==> flow/design.v <==
module processor(
input   clk,
input   rst,
input   inst_valid,
input   [63:0] p_rdata,
output  reg [31:0] p_wdata,
output  reg done
    );
parameter IDLE = 0;
parameter INST = 1;
parameter ADD  = 2;
parameter SUB  = 3;
parameter MUL  = 4;
parameter TRAN = 5;
parameter DET  = 6;
parameter DONE = 7;
reg [2:0] state,n_state;
reg [4:0] inst;
reg  [6:0] A_0,A_1,A_2,A_3,B_0,B_1,B_2,B_3;
always@(posedge clk or posedge rst) begin
    if(rst) begin
        state <= 0;
    end
    else begin
        state <= n_state;
    end
end
always@(*) begin
    case(state)
    IDLE:begin
        n_state =(inst_valid == 1)? INST : IDLE; 
    end
    INST:begin
        case(inst)
            5'b00001:   n_state = ADD;
            5'b00010:   n_state = SUB;
            5'b00100:   n_state = MUL;
            5'b01000:   n_state = TRAN;
            5'b10000:   n_state = DET;
            default:     n_state = IDLE;
        endcase
    end
    ADD:begin
        n_state = DONE;
    end
    SUB:begin
        n_state = DONE;
    end
    MUL:begin
        n_state = DONE;
    end
    TRAN:begin
        n_state = DONE;
    end
    DET:begin
        n_state = DONE;
    end
    DONE:begin
        n_state = IDLE;
    end
    default:begin
        n_state = IDLE;
    end
    endcase
end
always@(posedge clk) begin
    case(state)
    IDLE:begin
         p_wdata <= 0;
         done    <= 0;
         inst <= (inst_valid == 1)? p_rdata[60:56] : 5'd0;
         A_0  <= (inst_valid == 1)? p_rdata[6:0] : 7'd0;
         A_1  <= (inst_valid == 1)? p_rdata[13:7] : 7'd0;
         A_2  <= (inst_valid == 1)? p_rdata[20:14] : 7'd0;
         A_3  <= (inst_valid == 1)? p_rdata[27:21] : 7'd0;
         B_0  <= (inst_valid == 1)? p_rdata[34:28] : 7'd0;
         B_1  <= (inst_valid == 1)? p_rdata[41:35] : 7'd0;
         B_2  <= (inst_valid == 1)? p_rdata[48:42] : 7'd0;
         B_3  <= (inst_valid == 1)? p_rdata[55:49] : 7'd0;
    end
    INST:begin
    end
    ADD:begin
        p_wdata[6:0]   <= A_0 + B_0;
        p_wdata[13:7]  <= A_1 + B_1;
        p_wdata[20:14] <= A_2 + B_2;
        p_wdata[27:21] <= A_3 + B_3;
        p_wdata[31:28] <= 4'd0;
        done <= 1;
    end
    SUB:begin
        p_wdata[6:0]   <= A_0 - B_0;
        p_wdata[13:7]  <= A_1 - B_1;
        p_wdata[20:14] <= A_2 - B_2;
        p_wdata[27:21] <= A_3 - B_3;
        p_wdata[31:28] <= 4'd0;
        done <= 1;
    end
    MUL:begin
        p_wdata[6:0]     <= (A_0 * B_0) + (A_1 * B_2);
        p_wdata[13:7]    <= (A_0 * B_1) + (A_1 * B_3);
        p_wdata[20:14]   <= (A_2 * B_0) + (A_3 * B_2);
        p_wdata[27:21]   <= (A_2 * B_1) + (A_3 * B_3);
        p_wdata[31:28] <= 4'd0;
        done <= 1;
    end
    TRAN:begin
        p_wdata[6:0]     <= A_0;
        p_wdata[13:7]    <= A_2;
        p_wdata[20:14]   <= A_1;
        p_wdata[27:21]   <= A_3; 
        p_wdata[31:28] <= 4'd0;
        done <= 1;
    end
    DET:begin
        p_wdata[6:0]     <= (A_0 * A_3) - (A_1 * A_2);
        p_wdata[31:6] <= 25'd0;
        done <= 1;
    end
    DONE:begin
        done <= 0;
    end
    default:begin
        p_wdata <= 0;
        done    <= 0;
    end
    endcase
end
endmodule
module controller(
input clk,
input rst,
input done,
input  [31:0] p_wdata,
input  [31:0] b_rdata,
output reg [31:0] b_wdata,
output [63:0] p_rdata,
output reg [31:0] addr,
output reg inst_valid,
output reg [3:0] we,
output reg en
    );
parameter bram_base_addr   = 32'h00000000;  
parameter result_base_addr   =  32'h00000000 ; 
parameter RESET_1     = 0;
parameter RESET_2     = 1;
parameter IDLE      = 2;
parameter R_BEGIN_1 = 3;
parameter R_BEGIN_2 = 4;
parameter READ_1    = 5;
parameter READ_2    = 6;
parameter READ_3    = 7;
parameter READ_4    = 8;
parameter WAIT      = 9;
parameter WRITE_1   = 10;
parameter WRITE_2   = 11;
reg [31:0] data1,data2;
reg start;
reg [3:0]  state,n_state;
reg [31:0] counter_r,counter_w;
reg [31:0] count,count_goal;
assign   p_rdata = {data2,data1};
always@(posedge clk or posedge rst) begin
    if(rst) begin
        state <= RESET_1;
    end
    else begin
        state <= n_state;
    end
end
always@(*) begin
    case(state)
        RESET_1:begin
            n_state = RESET_2;
        end
        RESET_2:begin
            n_state = (count == count_goal)? IDLE : RESET_2;
        end
        IDLE:begin
            n_state = (start)? READ_1 : R_BEGIN_1;
        end
        R_BEGIN_1:begin
             n_state = R_BEGIN_2;
        end
        R_BEGIN_2:begin
             n_state = IDLE;
        end
        READ_1:begin
            n_state = READ_2;
        end
        READ_2:begin
            n_state = READ_3;
        end
        READ_3:begin
            n_state = READ_4;
        end
        READ_4:begin
            n_state = WAIT;
        end
        WAIT:begin
            n_state = (done)? WRITE_1 : WAIT;
        end
        WRITE_1:begin
            n_state = WRITE_2;
        end
        WRITE_2:begin
            n_state = IDLE;
        end 
        default: begin
            n_state = IDLE;
        end 
    endcase
end
always@(posedge clk) begin
    case(state)
        RESET_1:begin
            inst_valid <= 0;
            counter_r    <= 32'd4;
            counter_w    <= 32'd40;
            addr       <= 0;
            we         <= 4'h0;
            en         <= 0;
            start      <= 0;
            data1      <= 0;
            data2      <= 0;
            count      <= 0;
            count_goal <=15; 
            b_wdata    <= 0;
        end 
        RESET_2:begin
            en         <= (count == count_goal)? 1:0;
            count      <= (count == count_goal)? 0 : count +1;
        end
        IDLE:begin
            addr <= (start)? bram_base_addr + counter_r : bram_base_addr;
            we   <= 0;
        end
        R_BEGIN_1:begin
             addr <= addr;
        end
        R_BEGIN_2:begin
              start <= (b_rdata[31] == 1)? 1:0;
        end
        READ_1:begin
            addr <= addr;
            counter_r <= counter_r + 32'd4;
        end
        READ_2:begin
            data1  <= b_rdata;
            addr <= bram_base_addr + counter_r;
        end
        READ_3:begin
            addr <= addr;
            counter_r <= counter_r + 32'd4;
        end
        READ_4:begin
            data2  <= b_rdata;
            counter_r <= counter_r + 32'd4;
        end
        WAIT:begin
            inst_valid <= 1;
            b_wdata    <= (done == 1)? p_wdata : 0;
        end
        WRITE_1:begin
            inst_valid <= 0;
            addr <= result_base_addr + counter_w;
            we   <= 4'hf;
        end
        WRITE_2:begin
            counter_w    <= counter_w + 32'd4;
            we   <= 4'hf;
            start <= 0;
        end 
        default: begin
            inst_valid <= 0;
            counter_r    <= 32'd4;
            counter_w    <= 32'd40;
            addr       <= 0;
            we         <= 4'h0;
            en         <= 0;
            start      <= 0;
            data1      <= 0;
            data2      <= 0;
            count      <= 0;
            count_goal <=15; 
            b_wdata    <= 0;
        end 
    endcase
end
endmodule
`timescale 1ns / 1ps
module top(
input clk,
input rst,
input  [31:0] b_rdata,
output [31:0] b_wdata,
output [31:0] addr,
output [3:0] we,
output en,
output rstout
    );
wire inst_valid;
wire [63:0] p_rdata;
wire [31:0] p_wdata;
wire done;
assign rstout = ~rst;
processor po(
        .clk(clk),
        .rst(rstout),
        .inst_valid(inst_valid),
        .p_rdata(p_rdata),
        .p_wdata(p_wdata),
        .done(done)
    );
controller co(
        .clk(clk),
        .rst(rstout),
        .done(done),
        .p_wdata(p_wdata),
        .b_rdata(b_rdata),
        .b_wdata(b_wdata),   
        .p_rdata(p_rdata),
        .addr(addr),
        .inst_valid(inst_valid),
        .we(we),
        .en(en)
    );
endmodule
Subject: tool reports on top

Hi,

From RTL to reports: top. Module top before and after one edit of its RTL, step after step. "unedited" refers to lines of the RTL above, "edited" to lines of the edited file. "change": "edited" minus "unedited" as printed here. Cell names lack the library's common part. Not given: -

Design top: top. Clock port: clk. Standard-cell library: sky130hd. Timing corner: tt_025C_1v80.

The edit. Unified diff, file above to edited file. A script made this edit. It changes what the design does and was not meant as an optimisation.

```diff
@@ -91,5 +91,5 @@
     SUB:begin
         p_wdata[6:0]   <= A_0 - B_0;
-        p_wdata[13:7]  <= A_1 - B_1;
+        p_wdata[13:7]  <= A_1 ^ B_1;
         p_wdata[20:14] <= A_2 - B_2;
         p_wdata[27:21] <= A_3 - B_3;
```

After elaboration. Yosys after proc, flatten, opt, wreduce and memory -nomap, before mapping. Memory bits, and registers merged into a memory's read port (data or address), are not among the register bits. Print and check cells are not counted. Equal cells are merged and count once.

Bit counts: bits in registers (unedited 325, edited 325, change 0); input port bits (unedited 34, edited 34, change 0); output and inout bits (unedited 70, edited 70, change 0); elaborated cells (unedited 125, edited 125, change 0).

Operators by class: add/sub/neg operators (unedited 16, edited 15, change -1); multiply operators (unedited 10, edited 10, change 0); equal/unequal tests (unedited 24, edited 24, change 0); multiplexer cells (unedited 29, edited 29, change 0); bitwise logic cells (unedited 1, edited 2, change +1); reduce/logical cells (unedited 20, edited 20, change 0).

Operator list: subtractor 7 bit (unedited 4, edited 3, change -1); XOR 7 bit (unedited 0, edited 1, change +1).

Operator kinds equal on both sides are left out: 47.

Logic depth. Yosys ltp: most cells in a row. Word level: on the elaborated netlist, between registers, memories and ports. Mapped: between sequential cells and ports; inverters and the memories' decode and read muxes count.

Depth: depth after elaboration (unedited 3, edited 3, change 0); ABC_AREA (unedited 0, edited 0); depth in mapped cells (unedited 21, edited 21, change 0); mapped depth without buffers (unedited 20, edited 20, change 0).

After synthesis. Yosys stat after the flow's synthesis: flattened, memories mapped to cells. It holds for the ABC_AREA given above (unset counts as 0); a run with the other value may have another netlist.

Mapped netlist: mapped cells (unedited 2020, edited 2023, change +3); chip area (Yosys) (um^2) (unedited 22231.3, edited 22166.3, change -65.0); sequential part of the area (um^2) (unedited 9661.8, edited 9661.8, change 0.0); mapped flip-flops (unedited 325, edited 325, change 0); buffers (unedited 96, edited 94, change -2).

Cells by type: nand2_1 (unedited 162, edited 174, change +12); nor2_1 (unedited 120, edited 108, change -12); xor2_1 (unedited 78, edited 69, change -9); nor3_1 (unedited 10, edited 17, change +7); buf_2 (unedited 13, edited 8, change -5); a21oi_1 (unedited 39, edited 43, change +4); and4_1 (unedited 7, edited 11, change +4); a31oi_1 (unedited 0, edited 4, change +4); clkbuf_1 (unedited 72, edited 75, change +3); a22oi_1 (unedited 16, edited 13, change -3); or3_1 (unedited 9, edited 12, change +3); nor2b_1 (unedited 8, edited 5, change -3); nor3b_1 (unedited 6, edited 3, change -3); inv_1 (unedited 173, edited 175, change +2); and3_1 (unedited 41, edited 43, change +2); nand3_1 (unedited 33, edited 31, change -2); o21bai_1 (unedited 7, edited 9, change +2); xnor3_1 (unedited 7, edited 5, change -2).

Cell types equal on both sides are left out: 21. Not every row of either side is listed. By module: a second synthesis without flattening, with its own total; a netlist apart from the flattened one above.

Second synthesis, totals: cell total of the unflattened synthesis (unedited 2104, edited 2104, change 0); area (unflattened synthesis) (um^2) (unedited 22915.7, edited 22902.0, change -13.7).

Each row is one instance without its submodules.

By module, unedited: processor (instances 1, cells 1283, area 12360.6 um^2, sequential area 2904.0 um^2); controller (instances 1, cells 820, area 10551.4 um^2, sequential area 6967.9 um^2); top (instances 1, cells 1, area 3.8 um^2, sequential area 0.0 um^2).

By module, edited: processor (instances 1, cells 1283, area 12346.8 um^2, sequential area 2904.0 um^2); controller (instances 1, cells 820, area 10551.4 um^2, sequential area 6967.9 um^2); top (instances 1, cells 1, area 3.8 um^2, sequential area 0.0 um^2).

Path before layout. Path of least setup slack by OpenSTA after synthesis, without wires, with an ideal clock, recovery checks aside; 20% of the period is set as input and as output delay. Where synthesis merged equal registers, the netlist keeps one of their names.

Path post-synthesis: kind (unedited flip-flop to flip-flop, edited flip-flop to flip-flop); start (unedited reg po.A_0[1], edited reg po.A_0[1]); end (unedited reg po.p_wdata[6], edited reg po.p_wdata[6]); clock period (ps) (unedited 6000, edited 6000, change 0); setup time (ps) (unedited 268, edited 256, change -12); time at the first pin (ps) (unedited 0, edited 0, change 0); arrival (ps) (unedited 5281, edited 5377, change +96); data required time (ps) (unedited 5732, edited 5744, change +12); slack (ps) (unedited 450, edited 367, change -83); delay of the path (ps) (unedited 5549, edited 5633, change +84); stages (unedited 21, edited 21, change 0); path buffers (unedited 1, edited 1, change 0); period reached after synthesis (ps) (unedited 5550, edited 5633, change +83).

"delay of the path" = arrival - input delay + setup time. "stages" counts driving pins, that of a launching flip-flop among them; a cell with two outputs on the path counts twice. "period reached after synthesis" is the clock period less the worst setup slack; recovery checks do not enter. This is arithmetic on one report: input and output delays are still those of the set period (20% each). Between the ends stands the longest chain of elaborated cells between them, by number of cells; it is not shown to be the way that was timed. Of several equally long chains one is given. Each line given opens the expression or statement behind the cell; cells for indexed reads and writes are added by Yosys, which also makes memories of some case tables. At most two assigning lines are given for a register; there are more.

On the way, post-synthesis, unedited:
Path through: edfxtp_1 clkbuf_1 and2_1 fa_1 inv_1 fa_1 inv_1 fa_1 inv_1 fa_1 inv_1 fa_1 fa_1 ha_1 o21ai_0 o21bai_1 a21oi_1 xnor3_1 xor2_1 nand2_1 a22oi_1. The entry for length of the longest elaborated chain reads 3. For elaborated cells on any way between the ends the number is 5. The figure for RTL lines with such cells is 4. Classes of those cells: 3 x add/sub; 1 x mul; 1 x mux.

Ends and longest elaborated chain, post-synthesis, unedited: from (decl) (RTL line 19) `reg  [6:0] A_0,A_1,A_2,A_3,B_0,B_1,B_2,B_3;`; from (assign) (RTL line 72) `A_0  <= (inst_valid == 1)? p_rdata[6:0] : 7'd0;`; multiplier 7 x 7 -> 7 bit (RTL line 100) `p_wdata[6:0]     <= (A_0 * B_0) + (A_1 * B_2);`; adder 7 bit (RTL line 100); case mux 1 bit (select 5 bit) (RTL line 67) `case(state)`; to (assign) (RTL line 84) `p_wdata[6:0]   <= A_0 + B_0;`; to (assign) (RTL line 92) `p_wdata[6:0]   <= A_0 - B_0;`; to (decl) (RTL line 6) `output  reg [31:0] p_wdata,`.

On the way, post-synthesis, edited:
Path through: edfxtp_1 clkbuf_1 and2_1 fa_1 inv_1 fa_1 inv_1 fa_1 inv_1 fa_1 inv_1 fa_1 fa_1 ha_1 o21ai_0 o21bai_1 a21oi_1 xnor3_1 xor2_1 o21ai_1 o22a_1. The entry for length of the longest elaborated chain reads 3. For elaborated cells on any way between the ends the number is 5. The figure for RTL lines with such cells is 4. Classes of those cells: 3 x add/sub; 1 x mul; 1 x mux.

Ends and longest elaborated chain, post-synthesis, edited: from (decl) (RTL line 19) `reg  [6:0] A_0,A_1,A_2,A_3,B_0,B_1,B_2,B_3;`; from (assign) (RTL line 72) `A_0  <= (inst_valid == 1)? p_rdata[6:0] : 7'd0;`; multiplier 7 x 7 -> 7 bit (RTL line 100) `p_wdata[6:0]     <= (A_0 * B_0) + (A_1 * B_2);`; adder 7 bit (RTL line 100); case mux 1 bit (select 5 bit) (RTL line 67) `case(state)`; to (assign) (RTL line 84) `p_wdata[6:0]   <= A_0 + B_0;`; to (assign) (RTL line 92) `p_wdata[6:0]   <= A_0 - B_0;`; to (decl) (RTL line 6) `output  reg [31:0] p_wdata,`.

Worst path after layout. From the final timing report of the runs of pair A: the path of least setup slack in the routed layout; clock arrival at registers is part of the times. The path's times are printed in steps of 10 ps; the period is the one set.

Path after layout: kind (unedited flip-flop to flip-flop, edited flip-flop to flip-flop); start (unedited reg po.A_1[0], edited reg po.A_0[2]); end (unedited reg po.p_wdata[13], edited reg po.p_wdata[13]); clock period (ps) (unedited 5680, edited 5680, change 0); setup time (ps) (unedited 250, edited 250, change 0); time at the first pin (ps) (unedited 560, edited 560, change 0); arrival (ps) (unedited 5750, edited 5790, change +40); data required time (ps) (unedited 6000, edited 5990, change -10); slack (ps) (unedited 250, edited 200, change -50); stages (unedited 21, edited 21, change 0); path buffers (unedited 1, edited 1, change 0).

Between the ends stands the longest chain of elaborated cells between them, by number of cells; it is not shown to be the way that was timed. Of several equally long chains one is given. At most two assigning lines are given for a register; there are more.

On the way, after layout, unedited:
Path through: edfxtp_1 buf_4 and2_1 ha_1 ha_1 inv_1 fa_1 inv_1 fa_1 inv_1 fa_1 fa_1 inv_1 ha_1 o21ai_0 o21bai_1 a21oi_2 xnor3_1 xnor2_1 a222oi_1 inv_1. The entry for length of the longest elaborated chain reads 3. For elaborated cells on any way between the ends the number is 5. The figure for RTL lines with such cells is 4. Classes of those cells: 3 x add/sub; 1 x mul; 1 x mux.

Ends and longest elaborated chain, after layout, unedited: from (decl) (RTL line 19) `reg  [6:0] A_0,A_1,A_2,A_3,B_0,B_1,B_2,B_3;`; from (assign) (RTL line 73) `A_1  <= (inst_valid == 1)? p_rdata[13:7] : 7'd0;`; multiplier 7 x 7 -> 7 bit (RTL line 101) `p_wdata[13:7]    <= (A_0 * B_1) + (A_1 * B_3);`; adder 7 bit (RTL line 101); case mux 7 bit (select 5 bit) (RTL line 67) `case(state)`; to (assign) (RTL line 85) `p_wdata[13:7]  <= A_1 + B_1;`; to (assign) (RTL line 93) `p_wdata[13:7]  <= A_1 - B_1;`; to (decl) (RTL line 6) `output  reg [31:0] p_wdata,`.

On the way, after layout, edited:
Path through: edfxtp_1 buf_6 nand2_1 fa_1 inv_1 fa_1 inv_1 fa_1 inv_1 fa_1 inv_1 fa_1 inv_1 fa_1 xnor2_1 xnor2_1 xnor2_1 xnor2_1 xnor2_1 xnor2_1 a221o_1. The entry for length of the longest elaborated chain reads 3. For elaborated cells on any way between the ends the number is 3. The figure for RTL lines with such cells is 2. Classes of those cells: 1 x add/sub; 1 x mul; 1 x mux.

Ends and longest elaborated chain, after layout, edited: from (decl) (RTL line 19) `reg  [6:0] A_0,A_1,A_2,A_3,B_0,B_1,B_2,B_3;`; from (assign) (RTL line 72) `A_0  <= (inst_valid == 1)? p_rdata[6:0] : 7'd0;`; multiplier 7 x 7 -> 7 bit (RTL line 101) `p_wdata[13:7]    <= (A_0 * B_1) + (A_1 * B_3);`; adder 7 bit (RTL line 101); case mux 7 bit (select 5 bit) (RTL line 67) `case(state)`; to (assign) (RTL line 85) `p_wdata[13:7]  <= A_1 + B_1;`; to (assign) (RTL line 93) `p_wdata[13:7]  <= A_1 ^ B_1;`; to (decl) (RTL line 6) `output  reg [31:0] p_wdata,`.

Measured runs. Both versions went through the flow (Yosys, OpenROAD) with the same settings in each pair. Constraints: input delay and output delay 20% of the set period each, output load 0.01 pF.

Flow settings, pair A:
period_ns: 5.68. For CAP_MARGIN the number is 20. Under CORE_MARGIN stands 2. For CORE_UTILIZATION the number is 40. The entry for SLEW_MARGIN reads 20.

Results, pair A: area of the synthesized netlist (um^2) (unedited 22231.3, edited 22166.3, change -65.0); die area (um^2) (unedited 57480.1, edited 57314.8, change -165.3); std-cell area (final layout) (um^2) (unedited 25822.3, edited 25618.3, change -204.0); post-layout utilization (%) (unedited 47.0, edited 46.6, change -0.4); setup slack of the worst path (ps) (unedited 251, edited 203, change -48); total negative setup slack (ps) (unedited 0, edited 0, change 0); final worst hold slack (ps) (unedited 407, edited 439, change +32); total power of the final layout (W) (unedited 0.00571, edited 0.005656, change -0.000054); period reached (ps) (unedited 5429, edited 5477, change +48).

Flow settings, pair B:
For CAP_MARGIN the number is 25. Under CORE_ASPECT_RATIO stands 0.85. For CORE_UTILIZATION the number is 18. CTS_CLUSTER_DIAMETER: 389. CTS_CLUSTER_SIZE: 24. MAX_ROUTING_LAYER: met4. The entry for SLEW_MARGIN reads 5. period_ns: 8.1. Under CORE_MARGIN stands 2.

Results, pair B: area of the synthesized netlist (um^2) (unedited 22231.3, edited 22166.3, change -65.0); die area (um^2) (unedited 126343.0, edited 125978.0, change -365.0); std-cell area (final layout) (um^2) (unedited 25728.4, edited 25560.8, change -167.6); post-layout utilization (%) (unedited 21.0, edited 21.0, change 0.0); setup slack of the worst path (ps) (unedited 2051, edited 2135, change +84); total negative setup slack (ps) (unedited 0, edited 0, change 0); final worst hold slack (ps) (unedited 446, edited 425, change -21); total power of the final layout (W) (unedited 0.003207, edited 0.003221, change +0.000014); period reached (ps) (unedited 6049, edited 5965, change -84).

"period reached": clock period set for the run, less the worst setup slack. It is reckoned from that one timing run; input and output delays stay at 20% of the period that was set. By "total power of the final layout" is meant OpenSTA's value without simulated activity: inputs other than the clock are taken to toggle once in ten clock periods, and the tool carries that through the logic.

Regards
